==> flow/design.v <==
module key(
    input clk, rst,
    input [3:0] key_in,
    output reg [2:0] key_val
);
    localparam CNT_MAX = 4'd9;  
    reg [3:0] cnt;
    always @(posedge clk or negedge rst) begin
        if (!rst) begin
            cnt <= 4'd0;
        end else begin
            if (key_in[0] && key_in[1] && key_in[2] && key_in[3]) begin
                cnt <= 4'd0;
            end else begin
                cnt <= (cnt == CNT_MAX) ? cnt : (cnt + 1'b1);
            end
        end
    end
    always @(posedge clk or negedge rst) begin
        if (!rst) begin
            key_val <= 3'd0;
        end else if (cnt == CNT_MAX - 1'b1) begin
            if (~key_in[0]) begin
                key_val <= 3'd1;
            end else if (~key_in[1]) begin
                key_val <= 3'd2;
            end else if (~key_in[2]) begin
                key_val <= 3'd3;
            end else if (~key_in[3]) begin
                key_val <= 3'd4;
            end
        end else begin
            key_val <= 3'd0;
        end
    end
endmodule
module seg(
    input clk, rst,
    input [20:0] data,
    output reg [6:0] seg,
    output reg [7:0] sel
);
    localparam  CNT_MAX = 2'd3;  
    localparam  DIGIT0 = 7'b100_0000,
                DIGIT1 = 7'b111_1001,
                DIGIT2 = 7'b010_0100,
                DIGIT3 = 7'b011_0000,
                DIGIT4 = 7'b001_1001,
                DIGIT5 = 7'b001_0010,
                DIGIT6 = 7'b000_0010,
                DIGIT7 = 7'b111_1000,
                DIGIT8 = 7'b000_0000,
                DIGIT9 = 7'b001_0000,
                DASH   = 7'b011_1111;
    reg [1:0] cnt;
    reg [2:0] idx;
    always @(posedge clk or negedge rst) begin
        if (!rst) begin
            cnt <= 2'd0;
            idx <= 3'd0;
            sel <= 8'b1111_1111;
        end else begin
            sel <= ~(1'b1 << idx);
            if (cnt == CNT_MAX) begin  
                cnt <= 2'd0;
                idx <= (idx == 3'd7) ? 3'd0 : (idx + 1'b1);  
            end else begin
                cnt <= cnt + 1'b1;
            end
        end
    end
    reg [6:0] digit;
    always @(*) begin
        case (idx)
            3'd0: digit = data[6:0] % 4'd10;
            3'd1: digit = data[6:0] / 4'd10;
            3'd2: digit = 4'd10;
            3'd3: digit = data[13:7] % 4'd10;
            3'd4: digit = data[13:7] / 4'd10;
            3'd5: digit = 4'd10;
            3'd6: digit = data[20:14] % 4'd10;
            3'd7: digit = data[20:14] / 4'd10;
            default: ;
        endcase
        case (digit)
            4'd0: seg = DIGIT0;
            4'd1: seg = DIGIT1;
            4'd2: seg = DIGIT2;
            4'd3: seg = DIGIT3;
            4'd4: seg = DIGIT4;
            4'd5: seg = DIGIT5;
            4'd6: seg = DIGIT6;
            4'd7: seg = DIGIT7;
            4'd8: seg = DIGIT8;
            4'd9: seg = DIGIT9;
            4'd10: seg = DASH;
            default: seg = 7'dx;
        endcase
    end
endmodule
module clock (
    input clk, rst,
    input [2:0] key_val,
    output reg [20:0] data,
    output reg [2:0] led
);
    localparam  S1 = 3'd1,
                S2 = 3'd2,
                S3 = 3'd3,
                S4 = 3'd4;
    localparam  RUNNING = 1'b0,
                SETTING = 1'b1;
    reg current_state, next_state;
    always @(posedge clk or negedge rst) begin
        if (!rst) begin
            current_state <= RUNNING;
        end else begin
            current_state <= next_state;
        end
    end
    always @(*) begin
        next_state = current_state;
        case (current_state)
            RUNNING: begin
                if (key_val == S2) begin
                    next_state = SETTING;
                end else begin
                    next_state = RUNNING;
                end
            end
            SETTING: begin
                if (key_val == S4) begin
                    next_state = RUNNING;
                end else begin
                    next_state = SETTING;
                end
            end
            default: begin ; end
        endcase
    end
    reg [9:0] cnt;
    localparam CNT_MAX = 10'd999;  
    reg [1:0] choice;
    localparam  SEC     = 2'b00,
                MIN     = 2'b01,
                HOUR    = 2'b11;
    always @(posedge clk or negedge rst) begin
        if (!rst) begin
            data <= 21'd0;
            cnt <= 10'd0;
        end else begin
            case (current_state)
                RUNNING: begin
                    if (cnt == CNT_MAX) begin
                        cnt <= 10'd0;
                        if (data[5:0] == 6'd59) begin
                            data[5:0] <= 6'd0;
                            if (data[12:7] == 6'd59) begin
                                data[12:7] <= 6'd0;
                                if (data[18:14] == 5'd23) begin
                                    data <= 21'd0;
                                end else begin
                                    data[18:14] <= data[18:14] + 1'b1;
                                end
                            end else begin
                                data[12:7] <= data[12:7] + 1'b1;
                            end
                        end else begin
                            data[5:0] <= data[5:0] + 1'b1;
                        end
                    end else begin
                        cnt <= cnt + 1'b1;
                    end
                end
                SETTING: begin
                    cnt <= 10'd0;
                    if (key_val == S3) begin
                        case (choice)
                            SEC: begin
                                data[5:0] <= (data[5:0] == 6'd59) ? 6'd0 : (data[5:0] + 1'b1);
                            end
                            MIN: begin
                                data[12:7] <= (data[12:7] == 6'd59) ? 6'd0 : (data[12:7] + 1'b1);
                            end
                            HOUR: begin
                                data[18:14] <= (data[18:14] == 5'd23) ? 5'd0 : (data[18:14] + 1'b1);
                            end
                            default: begin ; end
                        endcase
                    end
                end
                default: begin ; end
            endcase
        end
    end
    always @(posedge clk or negedge rst) begin
        if (!rst) begin
            choice <= SEC;
        end else begin
            case (current_state)
                RUNNING: begin
                    choice <= SEC;
                end
                SETTING: begin
                    if (key_val == S2) begin
                        case (choice)
                            SEC: begin choice <= MIN; end
                            MIN: begin choice <= HOUR; end
                            HOUR: begin choice <= SEC; end
                            default: begin ; end
                        endcase
                    end
                end
                default: begin ; end
            endcase
        end
    end
    always @(*) begin
        led = 3'b111;
        case (current_state)
            RUNNING: begin
                led = 3'b111;
            end
            SETTING: begin
                case (choice)
                    SEC: begin led = 3'b110; end
                    MIN: begin led = 3'b101; end
                    HOUR: begin led = 3'b011; end
                    default: begin ; end
                endcase
            end
            default: begin ; end
        endcase
    end
endmodule
module stopwatch (
    input clk, rst,
    input [2:0] key_val,
    output reg [20:0] data
);
    localparam  S1 = 3'd1,
                S2 = 3'd2,
                S3 = 3'd3,
                S4 = 3'd4;
    localparam  IDLE    = 2'b00,
                RUNNING = 2'b01,
                PAUSED  = 2'b11;
    reg [1:0] current_state, next_state;
    always @(posedge clk or negedge rst) begin
        if (!rst) begin
            current_state <= IDLE;
        end else begin
            current_state <= next_state;
        end
    end
    always @(*) begin
        next_state = current_state;
        case (current_state)
            IDLE: begin
                if (key_val == S2) begin
                    next_state = RUNNING;
                end else begin
                    next_state = IDLE;
                end
            end
            RUNNING: begin
                if (key_val == S2 ||
                    (data[6:0] == 7'd99 && data[12:7] == 6'd59 && data[20:14] == 7'd99)) begin
                    next_state = PAUSED;
                end else begin
                    next_state = RUNNING;
                end
            end
            PAUSED: begin
                if (key_val == S2) begin
                    next_state = RUNNING;
                end else if (key_val == S3) begin
                    next_state = IDLE;
                end else begin
                    next_state = PAUSED;
                end
            end
            default: begin ; end
        endcase
    end
    reg [3:0] cnt;
    localparam CNT_MAX = 4'd9;  
    always @(posedge clk or negedge rst) begin
        if (!rst) begin
            data <= 21'd0;
            cnt <= 4'd0;
        end else begin
            case (current_state)
                IDLE: begin
                    data <= 21'd0;
                    cnt <= 4'd0;
                end
                RUNNING: begin
                    if (data[6:0] == 7'd99 && data[12:7] == 6'd59 && data[20:14] == 7'd99) begin
                    end else if (cnt == CNT_MAX) begin
                        cnt <= 4'd0;
                        if (data[6:0] == 7'd99) begin
                            data[6:0] <= 7'd0;
                            if (data[12:7] == 6'd59) begin
                                data[12:7] <= 6'd0;
                                data[20:14] <= data[20:14] + 1'b1;
                            end else begin
                                data[12:7] <= data[12:7] + 1'b1;
                            end
                        end else begin
                            data[6:0] <= data[6:0] + 1'b1;
                        end
                    end else begin
                        cnt <= cnt + 1'b1;
                    end
                end
                PAUSED: begin
                end
                default: begin ; end
            endcase
        end
    end
endmodule
module blink(
    input clk, rst, en,
    output reg led
);
    localparam CNT_MAX = 10'd999;  
    reg [9:0] cnt;
    always @(posedge clk or negedge rst) begin
        if (!rst) begin
            cnt <= 10'd0;
            led <= 1'b0;
        end else if (en) begin
            if (cnt == (CNT_MAX >> 1'b1)) begin
                cnt <= 10'd0;
                led <= ~led;
            end else begin
                cnt <= cnt + 1'b1;
            end
        end else begin
            cnt <= 10'd0;
            led <= 1'b0;
        end
    end
endmodule
module buzz(
    input clk, rst, en,
    output buz
);
    localparam CNT_MAX = 3'd7;  
    reg [2:0] cnt;
    always @(posedge clk or negedge rst) begin
        if (!rst) begin
            cnt <= 3'd0;
        end else if (en) begin
            cnt <= (cnt == CNT_MAX) ? 3'd0 : (cnt + 1'b1);
        end else begin
            cnt <= 3'd0;
        end
    end
    assign buz = (cnt <= (CNT_MAX >> 1'b1)) ? 1'b0 : 1'b1;  
endmodule
module timer (
    input clk, rst,
    input [2:0] key_val,
    output reg [20:0] data,
    output reg [2:0] led,
    output buz
);
    localparam  S1 = 3'd1,
                S2 = 3'd2,
                S3 = 3'd3,
                S4 = 3'd4;
    reg en_blink;
    wire led_blink;
    blink u_blink(
        .clk(clk),
        .rst(rst),
        .en(en_blink),
        .led(led_blink)
    );
    reg en_buz;
    reg [9:0] cnt_buz;
    reg [2:0] cnt_repeat;
    localparam REPEATS_MAX = 3'd5;
    buzz u_buzz(
        .clk(clk),
        .rst(rst),
        .en(en_buz),
        .buz(buz)
    );
    localparam  SETTING = 2'b00,
                RUNNING = 2'b01,
                PAUSED = 2'b11,
                TIMEUP = 2'b10;
    reg [1:0] current_state, next_state;
    always @(posedge clk or negedge rst) begin
        if (!rst) begin
            current_state <= SETTING;
        end else begin
            current_state <= next_state;
        end
    end
    always @(*) begin
        next_state = current_state;
        case (current_state)
            SETTING: begin
                if (key_val == S4) begin
                    next_state = RUNNING;
                end else begin
                    next_state = SETTING;
                end
            end
            RUNNING: begin
                if (data == 21'd0) begin
                    next_state = TIMEUP;
                end else begin
                    if (key_val == S4) begin
                        next_state = PAUSED;
                    end else if (key_val == S3) begin
                        next_state = SETTING;
                    end else begin
                        next_state = RUNNING;
                    end
                end
            end
            PAUSED: begin
                if (key_val == S4) begin
                    next_state = RUNNING;
                end else if (key_val == S3) begin
                    next_state = SETTING;
                end else begin
                    next_state = PAUSED;
                end
            end
            TIMEUP: begin
                if (key_val == S4) begin
                    next_state = SETTING;
                end else begin
                    next_state = TIMEUP;
                end
            end
            default: begin ; end
        endcase
    end
    reg [20:0] data_tmp;
    reg [9:0] cnt;
    localparam CNT_MAX = 10'd999;  
    reg [1:0] choice;
    localparam  SEC     = 2'b00,
                MIN     = 2'b01,
                HOUR    = 2'b11;
    always @(posedge clk or negedge rst) begin
        if (!rst) begin
            data <= 21'd0;
            cnt <= 10'd0;
            data_tmp <= 21'd0;
        end else begin
            case (current_state)
                SETTING: begin
                    cnt <= 10'd0;
                    data <= data_tmp;
                    if (key_val == S3) begin
                        case (choice)
                            SEC: begin
                                data[5:0] <= (data[5:0] == 6'd59) ? 6'd0 : (data[5:0] + 1'b1);
                                data_tmp[5:0] <= (data[5:0] == 6'd59) ? 6'd0 : (data[5:0] + 1'b1);
                            end
                            MIN: begin
                                data[12:7] <= (data[12:7] == 6'd59) ? 6'd0 : (data[12:7] + 1'b1);
                                data_tmp[12:7] <= (data[12:7] == 6'd59) ? 6'd0 : (data[12:7] + 1'b1);
                            end
                            HOUR: begin
                                data[18:14] <= (data[18:14] == 5'd23) ? 5'd0 : (data[18:14] + 1'b1);
                                data_tmp[18:14] <= (data[18:14] == 5'd23) ? 5'd0 : (data[18:14] + 1'b1);
                            end
                            default: begin ; end
                        endcase
                    end
                end
                RUNNING: begin
                    if (cnt == CNT_MAX) begin
                        cnt <= 10'd0;
                        if (data[5:0] == 6'd0) begin
                            data[5:0] <= 6'd59;
                            if (data[12:7] == 6'd0) begin
                                data[12:7] <= 6'd59;
                                data[18:14] <= data[18:14] - 1'b1;
                            end else begin
                                data[12:7] <= data[12:7] - 1'b1;
                            end
                        end else begin
                            data[5:0] <= data[5:0] - 1'b1;
                        end
                    end else begin
                        cnt <= cnt + 1'b1;
                    end
                end
                PAUSED: begin
                end
                TIMEUP: begin
                end
                default: begin ; end
            endcase
        end
    end
    always @(posedge clk or negedge rst) begin
        if (!rst) begin
            choice <= SEC;
        end else begin
            case (current_state)
                SETTING: begin
                    if (key_val == S2) begin
                        case (choice)
                            SEC: begin choice <= MIN; end
                            MIN: begin choice <= HOUR; end
                            HOUR: begin choice <= SEC; end
                            default: begin ; end
                        endcase
                    end
                end
                RUNNING: begin
                    choice <= SEC;
                end
                PAUSED: begin
                end
                TIMEUP: begin
                end
                default: begin ; end
            endcase
        end
    end
    always @(*) begin
        led = 3'b111;
        en_blink = 1'b0;
        case (current_state)
            SETTING: begin
                case (choice)
                    SEC: begin led = 3'b110; end
                    MIN: begin led = 3'b101; end
                    HOUR: begin led = 3'b011; end
                    default: begin ; end
                endcase
            end
            RUNNING: begin
                led = 3'b111;
            end
            PAUSED: begin
            end
            TIMEUP: begin
                en_blink = 1'b1;
                led = {2'b11, led_blink};
            end
            default: begin ; end
        endcase
    end
    always @(posedge clk or negedge rst) begin
        if (!rst) begin
            en_buz <= 1'b0;
            cnt_buz <= 10'd0;
            cnt_repeat <= 3'd0;
        end else begin
            case (current_state)
                SETTING: begin
                    en_buz <= 1'b0;
                    cnt_buz <= 10'd0;
                    cnt_repeat <= 3'd0;
                end
                RUNNING: begin
                end
                PAUSED: begin
                end
                TIMEUP: begin
                    if (cnt_repeat < REPEATS_MAX) begin
                        if (cnt_buz <= (CNT_MAX >> 1'b1)) begin
                            en_buz <= 1'b1;
                            cnt_buz <= cnt_buz + 1'b1;
                        end else if (cnt_buz < CNT_MAX) begin
                            en_buz <= 1'b0;
                            cnt_buz <= cnt_buz + 1'b1;
                        end else begin
                            cnt_buz <= 10'd0;
                            cnt_repeat <= cnt_repeat + 1'b1;
                        end
                    end else begin
                        en_buz <= 1'b0;
                    end
                end
                default: begin ; end
            endcase
        end
    end
endmodule
module top(
    input clk, rst,
    input [3:0] key_in,
    output [6:0] seg,
    output [7:0] sel,
    output reg [2:0] led, sel_led,
    output buz
);
    wire [2:0] key_val;
    localparam  S1 = 3'd1,
                S2 = 3'd2,
                S3 = 3'd3,
                S4 = 3'd4;
    key u_key(
        .clk(clk),
        .rst(rst),
        .key_in(key_in),
        .key_val(key_val)
    );
    reg [20:0] data_to_show;
    seg u_seg(
        .clk(clk),
        .rst(rst),
        .seg(seg),
        .sel(sel),
        .data(data_to_show)
    );
    wire [20:0] data_clock, data_stopwatch, data_timer;
    wire [2:0] led_clock, led_timer;
    wire [2:0] key_val_clock, key_val_stopwatch, key_val_timer;
    reg [1:0] current_state, next_state;
    localparam  CLOCK       = 2'b00,
                STOPWATCH   = 2'b01,
                TIMER       = 2'b11;
    assign key_val_clock = (current_state == CLOCK) ? key_val : 3'd0;
    assign key_val_stopwatch = (current_state == STOPWATCH) ? key_val : 3'd0;
    assign key_val_timer = (current_state == TIMER) ? key_val : 3'd0;
    clock u_clock (
        .clk(clk),
        .rst(rst),
        .key_val(key_val_clock),
        .data(data_clock),
        .led(led_clock)
    );
    stopwatch u_stopwatch (
        .clk(clk),
        .rst(rst),
        .key_val(key_val_stopwatch),
        .data(data_stopwatch)
    );
    timer u_timer (
        .clk(clk),
        .rst(rst),
        .key_val(key_val_timer),
        .data(data_timer),
        .led(led_timer),
        .buz(buz)
    );
    always @(posedge clk or negedge rst) begin
        if (!rst) begin
            current_state <= CLOCK;
        end else begin
            current_state <= next_state;
        end
    end
    always @(*) begin
        next_state = current_state;
        case (current_state)
            CLOCK: begin
                if (key_val == S1) begin
                    next_state = STOPWATCH;
                end else begin
                    next_state = CLOCK;
                end
            end
            STOPWATCH: begin
                if (key_val == S1) begin
                    next_state = TIMER;
                end else begin
                    next_state = STOPWATCH;
                end
            end
            TIMER: begin
                if (key_val == S1) begin
                    next_state = CLOCK;
                end else begin
                    next_state = TIMER;
                end
            end
            default: begin ; end
        endcase
    end
    always @(*) begin
        led = 3'b111;
        data_to_show = 20'd0;
        sel_led = 3'b111;
        case (current_state)
            CLOCK: begin
                led = 3'b110;
                data_to_show = data_clock;
                sel_led = led_clock;
            end
            STOPWATCH: begin
                led = 3'b101;
                data_to_show = data_stopwatch;
                sel_led = 3'b111;
            end
            TIMER: begin
                led = 3'b011;
                data_to_show = data_timer;
                sel_led = led_timer;
            end
            default: begin ; end
        endcase
    end
endmodule
# Reports on top
# The steps from the RTL of top to its reports follow in flow order.
# Lines are those of the file above, counted from 1.
# Operators carry their Yosys type and port widths (W data, S select, Z words).
# Cell names lack the library's common part.
# A cell with -- has no value.
# inputs
design	top
clock	clk
library	sky130hd
lib_corner	tt_025C_1v80

# Elaborated design
# Counts by Yosys on the flattened word-level netlist (proc, flatten, opt, wreduce; memories kept). Register bits leave out memories and registers merged into their read ports (data or address). Print and check cells are left out. Cells with the same type and inputs are merged into one.
# Yosys's memory passes give these memory sizes; they may raise the number of words (mostly to a power of two), join words into wider ones and drop unused or constant bits.
# word_totals
n_memories	1
word_cells	303
ff_bits	154
out_inout_bits	22
inputBits	6
romBits	112
# op_classes
shifts	1
eq_ne	69
n_reduce_logical	39
compare	4
n_div	6
n_mux	126
n_addsub	22
n_logic	3
# memory_table
memory	words	word_bits	rd	write_ports	line	text
(name not given)	16	7	1	0	85	case (digit)
# op_table
operator	count
$mux W6	24
$div A7 B4 Y7 const B	3
$mod A7 B4 Y7 const B	3
$mux W10	7
$pmux W21 S3	1
$mux W5	12
$pmux W10 S2	3
$pmux W6 S2	5
$mux W7	8
$pmux W7 S7	1
$mux W3	14
$add A10 B1 Y10 const B	4
$pmux W3 S3	4
$add A6 B1 Y6 const B	5
$eq A6 B6 Y1 const B	5
$pmux W7 S2	2
$mux W2	13
$ne A2 B1 Y1 const B	12
$eq A3 B2 Y1 const B	8
$pmux W2 S3	4
$logic_not A21 Y1	1
$eq A3 B3 Y1 const B	7
$eq A10 B10 Y1 const B	2
$pmux W5 S2	2
$ne A2 B2 Y1 const B	9
$pmux W3 S2	3
$reduce_and A4 Y1	4
$mux W4	4
# Other operator kinds: 40; their cells: 100.

# Longest topological paths
# Yosys ltp: most cells in a row. Word level: on the elaborated netlist, between registers, memories and ports. Mapped: between sequential cells and ports; inverters and the memories' decode and read muxes count.
# logic_depth
word_depth	7
abc_area	1
depth_mapped	32

# Mapped cells and area
# The flow's flattened synthesis, as Yosys stat reports it; memories are mapped. The netlist is that of the ABC_AREA named above (0 if unset); the other value can give another one.
# Totals and module areas in this step are rounded.
# mapped
sequential_area_um2	4020
cells	1267
area_um2	9640
ff_cells	160
buf_cells	20
# by_type
type	count	type_area_um2
dfrtp_1	147	3.68E+03
nand2_1	260	975.936
inv_1	190	713.184
ha_1	44	550.528
o21ai_0	100	500.48
nand3_1	87	435.418
nor2_1	116	435.418
dfstp_2	13	341.578
a21oi_1	55	275.264
xor2_1	27	236.477
nor3_1	40	200.192
o22ai_1	25	156.4
nand4_1	18	112.608
o221ai_1	10	87.584
nand2_2	11	68.816
nor3b_1	9	67.565
o211ai_1	8	60.058
clkbuf_1	14	52.55
# Other cell types: 41; their cells: 93.

# Worst setup path after synthesis
# OpenSTA on the mapped netlist: ideal clock, no wires. The path of least setup slack (recovery checks aside). Input and output delay are each 20% of the period. Register names are those of the netlist, which keeps one name where synthesis merged equal registers.
# synth_timing
path_type	register -> output
from	reg u_seg.idx[0]
to	out seg[3]
required_ps	8000
path_delay_ps	3398
slack_ps	4602
tclk_ps	10000
driving_pins	32
output_delay_ps	2000
t_first_pin_ps	0
t_arrival_ps	3398
synth_period_reached_ps	5398
# "path_delay_ps" = arrival - input delay + setup time.
# At an output port there is no setup time.
# "driving_pins": output pins that drive a net of the path, with the launching flip-flop's if there is one; two outputs of one cell count as two.
# "synth_period_reached_ps" is the clock period less the worst setup slack; recovery checks do not enter. This is arithmetic on one report: input and output delays are still those of the set period (20% each).
# Between the ends stands the longest chain of elaborated cells between them, by number of cells; it is not shown to be the way that was timed. Of several equally long chains one is given.
# Each line given opens the expression or statement behind the cell; cells for indexed reads and writes are added by Yosys, which also makes memories of some case tables.
# The chain passes a memory read, where the word-level depth is cut; so it can be longer than that depth.
# synth_between
cell_sequence	dfrtp_1 > inv_1 > ha_1 > inv_1 > nor2_4 > inv_2 > nor2_1 > a21oi_2 > nor2_4 > nand2_2 > nand3_2 > nand2_2 > nand2_2 > nand2_2 > nand3_2 > nand2_1 > nand2_1 > nand2_1 > nand2_1 > inv_2 > ha_1 > nand3b_2 > nand4_1 > nand3_1 > nand2_2 > inv_2 > ha_1 > inv_1 > nand2_1 > nand2_1 > nand2_1 > nand2_1
elab_chain_len	5
# synth_rtl
element	line	text
start, declared	56	reg [2:0] idx;
start, assigned	60	idx <= 3'd0;
start, assigned	66	idx <= (idx == 3'd7) ? 3'd0 : (idx + 1'b1);
$eq A3 B2 Y1	74	case (idx)
$reduce_or A2 Y1	--
$pmux W7 S7	74
$mem_v2 Z16 W7	85	case (digit)
$mux W7	85
end, declared	598	output [6:0] seg,

# Worst path after layout
# From the final timing report of flow run 1: the path of least setup slack in the routed layout; clock arrival at registers is part of the times.
# The path's times are printed in steps of 10 ps; the period is the one set.
# layout_timing
path_type	register -> output
from	reg u_seg.idx[0]
to	out seg[3]
driving_pins	31
tclk_ps	6660
t_first_pin_ps	440
slack_ps	590
required_ps	5330
output_delay_ps	1330
t_arrival_ps	4740
# Between the ends stands the longest chain of elaborated cells between them, by number of cells; it is not shown to be the way that was timed. Of several equally long chains one is given.
# The chain passes a memory read, where the word-level depth is cut; so it can be longer than that depth.
# layout_between
cell_sequence	dfrtp_1 > inv_1 > ha_1 > inv_1 > nor2_4 > inv_2 > nor2_1 > a21oi_2 > nor2_4 > nand2_2 > nand3_2 > nand3_1 > o21ai_0 > nand2_1 > nand2_1 > nand2_1 > nand2_1 > inv_2 > ha_1 > nand3b_2 > nand4_1 > nand3_1 > nand2_2 > inv_2 > ha_1 > inv_1 > nand2_1 > nand2_1 > nand2_1 > nand2_1 > clkdlybuf4s50_1
elab_chain_len	5
# layout_rtl
element	line	text
start, declared	56	reg [2:0] idx;
start, assigned	60	idx <= 3'd0;
start, assigned	66	idx <= (idx == 3'd7) ? 3'd0 : (idx + 1'b1);
$eq A3 B2 Y1	74	case (idx)
$reduce_or A2 Y1	--
$pmux W7 S7	74
$mem_v2 Z16 W7	85	case (digit)
$mux W7	85
end, declared	598	output [6:0] seg,

# Flow measurements of top on sky130hd: 3 stored runs with different settings, listed in no order. Input and output delays are each 20% of the period that was set; the output load is 0.01 pF.
# "period_reached_ps" means the clock period less the worst setup slack. The figure is calculated, with input and output delays left at 20% of the set period.
# By "worst_path_allowed_less_slack_ps" is meant the share of the clock period that the worst setup path is allowed (20% is reserved at inputs, 20% at outputs), minus its slack. Clock arrival times at its registers enter into it.
# "final_power_uw": no workload was simulated; the value follows from the tool's default switching activity.
# "worst_path_allowed_less_slack_ps" is known to 10 ps.
# Values from the reports are rounded here.
# A setting shown as n/a is not set for that run.
run	ABC_AREA	CAP_MARGIN	CELL_PAD_IN_SITES_DETAIL_PLACEMENT	CELL_PAD_IN_SITES_GLOBAL_PLACEMENT	CORE_UTILIZATION	CTS_CLUSTER_DIAMETER	CTS_CLUSTER_SIZE	MAX_ROUTING_LAYER	PLACE_DENSITY_LB_ADDON	SETUP_SLACK_MARGIN	period_ns	CORE_MARGIN	SLEW_MARGIN	HOLD_SLACK_MARGIN	MIN_ROUTING_LAYER	GPL_ROUTABILITY_DRIVEN	GPL_TIMING_DRIVEN	TNS_END_PERCENT	utilization_pct	post_synth_area_um2	setup_worst_slack_ps	period_reached_ps	design_die_area_um2	fin_hold_ws_ps	finalCellArea_um2	final_power_uw	worst_path_allowed_less_slack_ps	critical_path_kind	total_negative_slack_ps
flow run 1	1	5	1	3	33	325	82	met4	0.14	-0.29	6.66	2	20	n/a	n/a	n/a	n/a	n/a	38.1	9640	590	6070	30600	432	10900	2080	4740	register -> output	0
flow run 2	n/a	0	n/a	1	52	n/a	17	met5	0.24	1.66	9.7	5	20	0.14	met1	n/a	n/a	n/a	57.7	9820	2180	7518	21700	434	10800	1380	5580	register -> output	0
flow run 3	n/a	0	1	1	31	n/a	73	met4	0.02	0.01	11.0	7	10	0.14	met1	0	0	85	36.0	9820	2810	8185	36900	430	11300	1310	5990	register -> output	0
